==> flow/design.v <==
`timescale 1ns / 1ps
module cordic_sin_cos#(
 parameter OUT_WIDTH = 16,
 parameter OUT_REGISTER_EN = 1,
 parameter K = 16'h4DBA
)(
 input                       clk,
 input                       rst_n,
 input  [19:0]               angle,
 output [OUT_WIDTH-1:0]      cos_o,
 output [OUT_WIDTH-1:0]      sin_o
    );
    localparam OUT_WIDTH_EXP = 4;
    localparam K_EXP = {K,{OUT_WIDTH_EXP{1'b0}}};
    localparam ITERATION_NUM = OUT_WIDTH;
    localparam [16*21-1:0] actan_table =  { 21'h20000,21'h12E40,21'h09FB4,21'h05111,
                                            21'h028B1,21'h0145D,21'h00A2F,21'h00518,
                                            21'h0028C,21'h00146,21'h000A3,21'h00051,
                                            21'h00029,21'h00014,21'h0000A,21'h00005};
    reg  signed [OUT_WIDTH+OUT_WIDTH_EXP:0]   real_x[0:ITERATION_NUM];
    reg  signed [OUT_WIDTH+OUT_WIDTH_EXP:0]   imag_y[0:ITERATION_NUM];
    reg  signed [20:0]                        angl_z[0:ITERATION_NUM];
    wire        [1:0]                         quadrant;
    reg  signed [OUT_WIDTH+OUT_WIDTH_EXP:0]   init_x;
    reg  signed [OUT_WIDTH+OUT_WIDTH_EXP:0]   init_y;
    reg  signed [20:0]                        init_z;
    assign quadrant = angle[19:18];
    always @(quadrant,angle) begin
        case (quadrant)
            2'b00:begin
                init_x = K_EXP;
                init_y = 0;
                init_z = {1'b0,angle};
            end
            2'b01:begin
                init_x = -K_EXP;
                init_y = 0;
                init_z = {3'b111,angle[17:0]};
            end
            2'b10: begin
                init_x = -K_EXP;
                init_y = 0;
                init_z = {3'b000,angle[17:0]};
            end
            2'b11:begin
                init_x = K_EXP;
                init_y = 0;
                init_z = {1'b1,angle};
            end
            default:begin
                init_x = 0;
                init_y = 0;
                init_z = 0;
            end
        endcase
    end
    always@(posedge clk or negedge rst_n)  
    begin
        if(rst_n == 1'b0)begin
            real_x[0] <= 'h0;
            imag_y[0] <= 'h0;
            angl_z[0] <= 'h0;
        end else begin
            real_x[0] <= init_x;
            imag_y[0] <= init_y;
            angl_z[0] <= init_z;
        end
    end
    genvar i;
    generate
        for (i = 1 ; i <= ITERATION_NUM; i= i + 1)
        begin: iter
                always@(posedge clk or negedge rst_n)  
                    begin
                        if(rst_n == 1'b0)begin
                            real_x[i] <= 'h0;
                            imag_y[i] <= 'h0;
                            angl_z[i] <= 'h0;
                        end else if(angl_z[i-1][20]==1'b1)begin  
                            real_x[i] <= real_x[i-1] + ( imag_y[i-1]>>>(i-1) );
                            imag_y[i] <= imag_y[i-1] - ( real_x[i-1]>>>(i-1) );
                            angl_z[i] <= angl_z[i-1] + $signed(actan_table[(21*(16-i+1)-1)-:21]);
                        end else begin
                            real_x[i] <= real_x[i-1] - ( imag_y[i-1]>>>(i-1) );
                            imag_y[i] <= imag_y[i-1] + ( real_x[i-1]>>>(i-1) );
                            angl_z[i] <= angl_z[i-1] - $signed(actan_table[(21*(16-i+1)-1)-:21]);
                        end
                    end
        end
    endgenerate
    wire [OUT_WIDTH:0]   real_x_cut;
    wire [OUT_WIDTH:0]   imag_y_cut;
    reg  [OUT_WIDTH-1:0] cos_over_pro;
    reg  [OUT_WIDTH-1:0] sin_over_pro;
    assign real_x_cut = real_x[ITERATION_NUM][OUT_WIDTH+OUT_WIDTH_EXP:OUT_WIDTH_EXP];
    assign imag_y_cut = imag_y[ITERATION_NUM][OUT_WIDTH+OUT_WIDTH_EXP:OUT_WIDTH_EXP];
    always@(*)begin
            case(real_x_cut[OUT_WIDTH:OUT_WIDTH-1])
                2'b00:cos_over_pro = real_x_cut[OUT_WIDTH-1:0];
                2'b01:cos_over_pro = {1'b0,{(OUT_WIDTH-1){1'b1}}};
                2'b10:cos_over_pro = {1'b1,{(OUT_WIDTH-2){1'b0}},1'b1};
                2'b11:cos_over_pro = real_x_cut[OUT_WIDTH-1:0];
                default:cos_over_pro = real_x_cut[OUT_WIDTH-1:0];
            endcase
    end
    always@(*)begin
            case(imag_y_cut[OUT_WIDTH:OUT_WIDTH-1])
                2'b00:sin_over_pro = imag_y_cut[OUT_WIDTH-1:0];
                2'b01:sin_over_pro = {1'b0,{(OUT_WIDTH-1){1'b1}}};
                2'b10:sin_over_pro = {1'b1,{(OUT_WIDTH-2){1'b0}},1'b1};
                2'b11:sin_over_pro = imag_y_cut[OUT_WIDTH-1:0];
                default:sin_over_pro = imag_y_cut[OUT_WIDTH-1:0];
            endcase
    end
    generate if (OUT_REGISTER_EN == 1'b1) begin:reg_out
        reg [OUT_WIDTH-1:0] cos_r;
        reg [OUT_WIDTH-1:0] sin_r;
        always@(posedge clk or negedge rst_n) begin
            if(rst_n == 1'b0)begin
                cos_r <= 'h0;
                sin_r <= 'h0;
            end else begin
                cos_r <= cos_over_pro;
                sin_r <= sin_over_pro;
            end
        end
        assign cos_o = cos_r;
        assign sin_o = sin_r;
    end else begin:no_reg_out
        assign cos_o = cos_over_pro;
        assign sin_o = sin_over_pro;
    end
    endgenerate
endmodule
`timescale 1ns / 1ps
module cordic_dds #(
 parameter OUT_WIDTH = 16,
 parameter OUT_REGISTER_EN = 1,
 parameter FREQ_WORD_INIITIAL = 32'h6D3A06,  
 parameter PHASE_WORD_INIITIAL = 0,
 parameter K = 16'h4DBA
)(
 input                      clk,
 input                      rst_n,
 input                      cfg_vld,
 input      [31:0]          cfg_freq_word,
 input      [31:0]          cfg_phase_word,
 output reg                 sig_vld_o,
 output     [OUT_WIDTH-1:0] sin_o,
 output     [OUT_WIDTH-1:0] cos_o
    );
 localparam PRO_DELAY = OUT_WIDTH + OUT_REGISTER_EN;
 reg [31:0] phase_accum;  
 reg [31:0] add_freq_wd;
 reg [4:0]  pro_cnt;
 always@(posedge clk or negedge rst_n)  
 begin
     if(rst_n == 1'b0)begin
         phase_accum <= PHASE_WORD_INIITIAL;
         add_freq_wd <= FREQ_WORD_INIITIAL;
     end else if(cfg_vld == 1'b1)begin 
         phase_accum <= cfg_phase_word;
         add_freq_wd <= cfg_freq_word;
     end else begin
         phase_accum <=  phase_accum + add_freq_wd;
     end
 end
 always@(posedge clk or negedge rst_n)  
 begin
     if(rst_n == 1'b0)begin
         pro_cnt <= 'h0;
         sig_vld_o <= 1'b0;
     end else if(pro_cnt == PRO_DELAY) begin
         pro_cnt <=  pro_cnt;
         sig_vld_o <= 1'b1;
     end else begin
         pro_cnt <=  pro_cnt + 1'b1;
         sig_vld_o <= 1'b0;
     end
 end
 cordic_sin_cos #(
 .OUT_WIDTH (OUT_WIDTH),
 .OUT_REGISTER_EN(OUT_REGISTER_EN),
 .K(K)
 )cordic_sin_cos_inst(
 .clk    (clk),
 .rst_n  (rst_n),
 .angle  (phase_accum[31:12]),
 .cos_o  (cos_o),
 .sin_o  (sin_o)
  );
endmodule
---- Reports on cordic_dds ----
The steps from the RTL of cordic_dds to its reports follow in flow order.
Lines are those of the file above, counted from 1.
Library cell names are shortened.
Not given: --
set-up
  top ..................................... cordic_dds
  clock port .............................. clk
  standard-cell library ................... sky130hd
  timing corner ........................... tt_025C_1v80

---- After elaboration ----
Counts by Yosys on the flattened word-level netlist (proc, flatten, opt, wreduce). Print and check cells are left out. Cells with the same type and inputs are merged into one.
word-level totals
  flip-flop bits (word level) ............. 1152
  input port bits ......................... 67
  output and inout port bits .............. 33
  elaborated cells ........................ 223
cells by class
  add/sub/neg operators ................... 95
  eq/ne operators ......................... 10
  mux-type cells .......................... 54
  reduce/logical cells .................... 8
operators with widths
  operator                            number
  2-to-1 mux 21 bit                   48
  parallel mux 16 bit (select 3 bit)  2
  parallel mux 21 bit (select 4 bit)  1
  adder 21 x 10 -> 21 bit             2
  subtractor 21 x 10 -> 21 bit        2
  adder 21 x 11 -> 21 bit             2
  subtractor 21 x 11 -> 21 bit        2
  adder 21 x 12 -> 21 bit             2
  subtractor 21 x 12 -> 21 bit        2
  adder 21 x 13 -> 21 bit             2
  subtractor 21 x 13 -> 21 bit        2
  adder 21 x 14 -> 21 bit             2
  subtractor 21 x 14 -> 21 bit        2
  adder 21 x 15 -> 21 bit             2
  subtractor 21 x 15 -> 21 bit        2
  adder 21 x 16 -> 21 bit             2
  subtractor 21 x 16 -> 21 bit        2
  adder 21 x 17 -> 21 bit             2
  subtractor 21 x 17 -> 21 bit        2
  adder 21 x 18 -> 21 bit             2
  subtractor 21 x 18 -> 21 bit        2
  adder 21 x 19 -> 21 bit             2
  subtractor 21 x 19 -> 21 bit        2
  adder 21 x 20 -> 21 bit             2
  subtractor 21 x 20 -> 21 bit        2
  subtractor 21 bit                   2
  adder 21 x 6 -> 21 bit              2
  subtractor 21 x 6 -> 21 bit         2
Other operator kinds: 48; their cells: 66.

---- Depth ----
Depth = most cells in a row (Yosys ltp): at word level without a register or memory, in the mapped netlist without a sequential cell, where the memories' decode and read muxes count.
logic depth
  depth in word-level cells ............... 3
  ABC_AREA ................................ 0
  gate-level depth with buffers ........... 17
  mapped depth without buffers ............ 17

---- Synthesis result ----
Yosys stat after the flow's synthesis: flattened, memories mapped to cells. It holds for the ABC_AREA given above (unset counts as 0); a run with the other value may have another netlist.
mapped netlist
  cell count .............................. 8052
  cell area after synthesis ............... 75205.9 µm²
  sequential area ......................... 26063.7 µm²
  mapped flip-flops ....................... 1041
  buffers ................................. 119
cell types
  cell      number  total area (µm²)
  dfrtp_1   1030    2.58E+04
  ha_1      975     12199.2
  xnor2_1   691     6.05E+03
  a21oi_1   797     3.99E+03
  xor2_1    326     2.86E+03
  nor2_1    669     2.51E+03
  a21o_1    302     2.27E+03
  o21ai_0   396     1.98E+03
  inv_1     457     1.72E+03
  nand2_1   443     1.66E+03
  nor3_1    257     1.29E+03
  mux2_2    79      889.603
  fa_1      40      800.768
  nand3_1   147     735.706
  o21bai_1  96      720.691
  o21a_1    81      608.083
  mux2i_1   60      600.576
  nand2b_1  84      525.504
Not listed: further types 71, cells in them 1122.
The figures by module come from a second, unflattened synthesis with its own total; it is not the netlist above.
second synthesis, totals
  cells (unflattened synthesis) ........... 7977
  area total of the unflattened synthesis .. 75552.5 µm²
Each row is one instance without its submodules.
modules
  module          instances  cells  area (µm²)  seq. area (µm²)
  cordic_sin_cos  1          7517   71044.4     24298.3
  cordic_dds      1          460    4508.1      1765.4

---- Worst setup path after synthesis ----
OpenSTA on the mapped netlist: ideal clock, no wires. The path of least setup slack (recovery checks aside). Input and output delay are each 20% of the period. Register names are those of the netlist, which keeps one name where synthesis merged equal registers.
timing path post-synthesis
  path kind ............................... reg-to-reg
  from .................................... reg cordic_sin_cos_inst.angl_z[6][20]
  to ...................................... reg cordic_sin_cos_inst.imag_y[7][17]
  period .................................. 5.0 ns
  library setup time ...................... 0.090 ns
  time at the first pin ................... 0.000 ns
  data arrival time ....................... 3.442 ns
  data required time ...................... 4.910 ns
  setup slack ............................. 1.468 ns
  path delay .............................. 3.532 ns
  driving pins on the path ................ 14
  buffers on the path ..................... 2
  synthesis period reached ................ 3.532 ns
"path delay" is the arrival time less input delay plus setup time.
"driving pins on the path": output pins that drive a net of the path, with the launching flip-flop's if there is one; two outputs of one cell count as two.
"synthesis period reached" = period - worst setup slack (recovery checks aside). The figure is calculated, with input and output delays left at 20% of the set period.
The rows between start and end are the longest chain of elaborated cells between them; the timing report does not say that the signal goes this way. Where chains are equally long, one stands for them.
A line is the first line of the expression or statement that the cell stems from. Yosys adds cells for indexed reads and writes and turns some case tables into memories.
At most two assigning lines are given for a register; there are more.
between the ends, post-synthesis
  path through ............................ dfrtp_1 > clkbuf_1 > clkbuf_1 > mux2i_1 > ha_1 > nor2b_1 > o21ai_0 > a21boi_0 > o21ai_1 > a211oi_1 > o32ai_1 > o31ai_1 > a2111o_1 > o2111ai_1
  length of the longest elaborated chain .. 1
  elaborated cells between the ends (all ways) .. 1
  source lines of those cells ............. 1
  classes of those cells .................. mux (1)
ends and longest elaborated chain, post-synthesis
  item                line  text
  start: declaration  22    reg  signed [20:0]                        angl_z[0:ITERATION_NUM];
  start: assignment   82    angl_z[i] <= angl_z[i-1] + $signed(actan_table[(21*(16-i+1)-1)-:21]);
  start: assignment   86    angl_z[i] <= angl_z[i-1] - $signed(actan_table[(21*(16-i+1)-1)-:21]);
  2-to-1 mux 21 bit   79    end else if(angl_z[i-1][20]==1'b1)begin
  end: assignment     81    imag_y[i] <= imag_y[i-1] - ( real_x[i-1]>>>(i-1) );
  end: assignment     85    imag_y[i] <= imag_y[i-1] + ( real_x[i-1]>>>(i-1) );
  end: declaration    21    reg  signed [OUT_WIDTH+OUT_WIDTH_EXP:0]   imag_y[0:ITERATION_NUM];

---- Timing after layout ----
Path of least setup slack in the final report of run C (OpenROAD, finished layout, wires in). Where an end is a register, its clock arrival counts in the times.
timing path post-layout
  path kind ............................... reg-to-reg
  from .................................... reg cordic_sin_cos_inst.real_x[7][7]
  to ...................................... reg cordic_sin_cos_inst.imag_y[8][20]
  period .................................. 4.35 ns
  library setup time ...................... 0.08 ns
  time at the first pin ................... 0.78 ns
  data arrival time ....................... 4.79 ns
  data required time ...................... 5.06 ns
  setup slack ............................. 0.27 ns
  driving pins on the path ................ 16
  buffers on the path ..................... 0
The rows between start and end are the longest chain of elaborated cells between them; the timing report does not say that the signal goes this way. Where chains are equally long, one stands for them.
At most two assigning lines are given for a register; there are more.
between the ends, post-layout
  path through ............................ dfrtp_1 > inv_1 > ha_1 > inv_1 > o41ai_1 > xor2_1 > ha_1 > a21o_1 > a21o_1 > a21oi_2 > o21ai_1 > o41ai_2 > a21oi_2 > a311o_1 > a21oi_1 > xnor2_1
  length of the longest elaborated chain .. 2
  elaborated cells between the ends (all ways) .. 3
  source lines of those cells ............. 3
  classes of those cells .................. add/sub (2); mux (1)
ends and longest elaborated chain, post-layout
  item                     line  text
  start: declaration       20    reg  signed [OUT_WIDTH+OUT_WIDTH_EXP:0]   real_x[0:ITERATION_NUM];
  start: assignment        80    real_x[i] <= real_x[i-1] + ( imag_y[i-1]>>>(i-1) );
  start: assignment        84    real_x[i] <= real_x[i-1] - ( imag_y[i-1]>>>(i-1) );
  adder 21 x 14 -> 21 bit  85    imag_y[i] <= imag_y[i-1] + ( real_x[i-1]>>>(i-1) );
  2-to-1 mux 21 bit        79    end else if(angl_z[i-1][20]==1'b1)begin
  end: assignment          81    imag_y[i] <= imag_y[i-1] - ( real_x[i-1]>>>(i-1) );
  end: assignment          85
  end: declaration         21    reg  signed [OUT_WIDTH+OUT_WIDTH_EXP:0]   imag_y[0:ITERATION_NUM];

Add stored flow runs of cordic_dds

Below are 3 stored runs of the flow (Yosys, OpenROAD; platform sky130hd) on cordic_dds, each with its settings and what was measured, unordered. Constraints: input delay and output delay 20% of the set period each, output load 0.01 pF.
"achieved clock period (ns)" is the run's clock period less its worst setup slack. It is reckoned from that one timing run; input and output delays stay at 20% of the period that was set.
By "worst setup path time (ns)" is meant the share of the clock period that the worst setup path is allowed (20% is reserved at inputs, 20% at outputs), minus its slack. Clock arrival times at its registers enter into it.

Flow files of run A
==> flow/run.sh <==
#!/bin/bash
# the make line also repeats the synthesis and layout settings of config.mk as NAME=value (left out here)
make -C /OpenROAD-flow-scripts/flow DESIGN_CONFIG=/design/flow/config.mk WORK_HOME=/design/flow/orfs CLKGATE_MAP_FILE= finish
==> flow/config.mk <==
export PLATFORM = sky130hd
export DESIGN_NAME = cordic_dds
export DESIGN_NICKNAME = cordic_dds
export VERILOG_FILES = /design/flow/design.v
export SDC_FILE = /design/flow/constraint.sdc
export NUM_CORES = 4
export LEC_CHECK = 0
export CAP_MARGIN = 30
export CELL_PAD_IN_SITES_DETAIL_PLACEMENT = 2
export CORE_MARGIN = 6
export CORE_UTILIZATION = 36
export CTS_CLUSTER_SIZE = 31
export PLACE_DENSITY = 0.74
export SLEW_MARGIN = 20
export TNS_END_PERCENT = 85
==> flow/constraint.sdc <==
create_clock -name core_clock -period 4.8 [get_ports {clk}]
set_input_delay 0.9600 -clock core_clock [delete_from_list [all_inputs] [get_ports {clk}]]
set_output_delay 0.9600 -clock core_clock [all_outputs]
set_load 0.01 [all_outputs]

report of run A: did not finish, route, GRT-0116

Flow files of run B
==> flow/run.sh <==
#!/bin/bash
# the make line also repeats the synthesis and layout settings of config.mk as NAME=value (left out here)
make -C /OpenROAD-flow-scripts/flow DESIGN_CONFIG=/design/flow/config.mk WORK_HOME=/design/flow/orfs CLKGATE_MAP_FILE= finish
==> flow/config.mk <==
export PLATFORM = sky130hd
export DESIGN_NAME = cordic_dds
export DESIGN_NICKNAME = cordic_dds
export VERILOG_FILES = /design/flow/design.v
export SDC_FILE = /design/flow/constraint.sdc
export NUM_CORES = 4
export LEC_CHECK = 0
export ABC_AREA = 0
export CAP_MARGIN = 5
export CELL_PAD_IN_SITES_DETAIL_PLACEMENT = 1
export CELL_PAD_IN_SITES_GLOBAL_PLACEMENT = 1
export CORE_ASPECT_RATIO = 1.11
export CORE_MARGIN = 3
export CORE_UTILIZATION = 68
export CTS_CLUSTER_DIAMETER = 201
export CTS_CLUSTER_SIZE = 16
export GPL_TIMING_DRIVEN = 1
export MAX_ROUTING_LAYER = met4
export MIN_ROUTING_LAYER = met2
export SETUP_SLACK_MARGIN = 0.1
export SLEW_MARGIN = 20
==> flow/constraint.sdc <==
create_clock -name core_clock -period 5.0 [get_ports {clk}]
set_input_delay 1.0000 -clock core_clock [delete_from_list [all_inputs] [get_ports {clk}]]
set_output_delay 1.0000 -clock core_clock [all_outputs]
set_load 0.01 [all_outputs]

report of run B: did not finish, cts, DPL-0033

Flow files of run C
==> flow/run.sh <==
#!/bin/bash
# the make line also repeats the synthesis and layout settings of config.mk as NAME=value (left out here)
make -C /OpenROAD-flow-scripts/flow DESIGN_CONFIG=/design/flow/config.mk WORK_HOME=/design/flow/orfs CLKGATE_MAP_FILE= finish
==> flow/config.mk <==
export PLATFORM = sky130hd
export DESIGN_NAME = cordic_dds
export DESIGN_NICKNAME = cordic_dds
export VERILOG_FILES = /design/flow/design.v
export SDC_FILE = /design/flow/constraint.sdc
export NUM_CORES = 4
export LEC_CHECK = 0
export CAP_MARGIN = 20
export CORE_MARGIN = 2
export CORE_UTILIZATION = 40
export SLEW_MARGIN = 20
==> flow/constraint.sdc <==
create_clock -name core_clock -period 4.35 [get_ports {clk}]
set_input_delay 0.8700 -clock core_clock [delete_from_list [all_inputs] [get_ports {clk}]]
set_output_delay 0.8700 -clock core_clock [all_outputs]
set_load 0.01 [all_outputs]

report of run C
yosys chip area after synthesis (um^2): 75205.9
finish__design__die__area: 191498.0
finish__design__instance__area__stdcell: 84255.8
finish__design__instance__utilization: 0.4501
finish__timing__setup__ws: 0.269
finish__timing__setup__tns: 0.000
finish__timing__hold__ws: 0.108
achieved clock period (ns): 4.081
worst setup path time (ns): 4.08
worst setup path kind: reg-to-reg
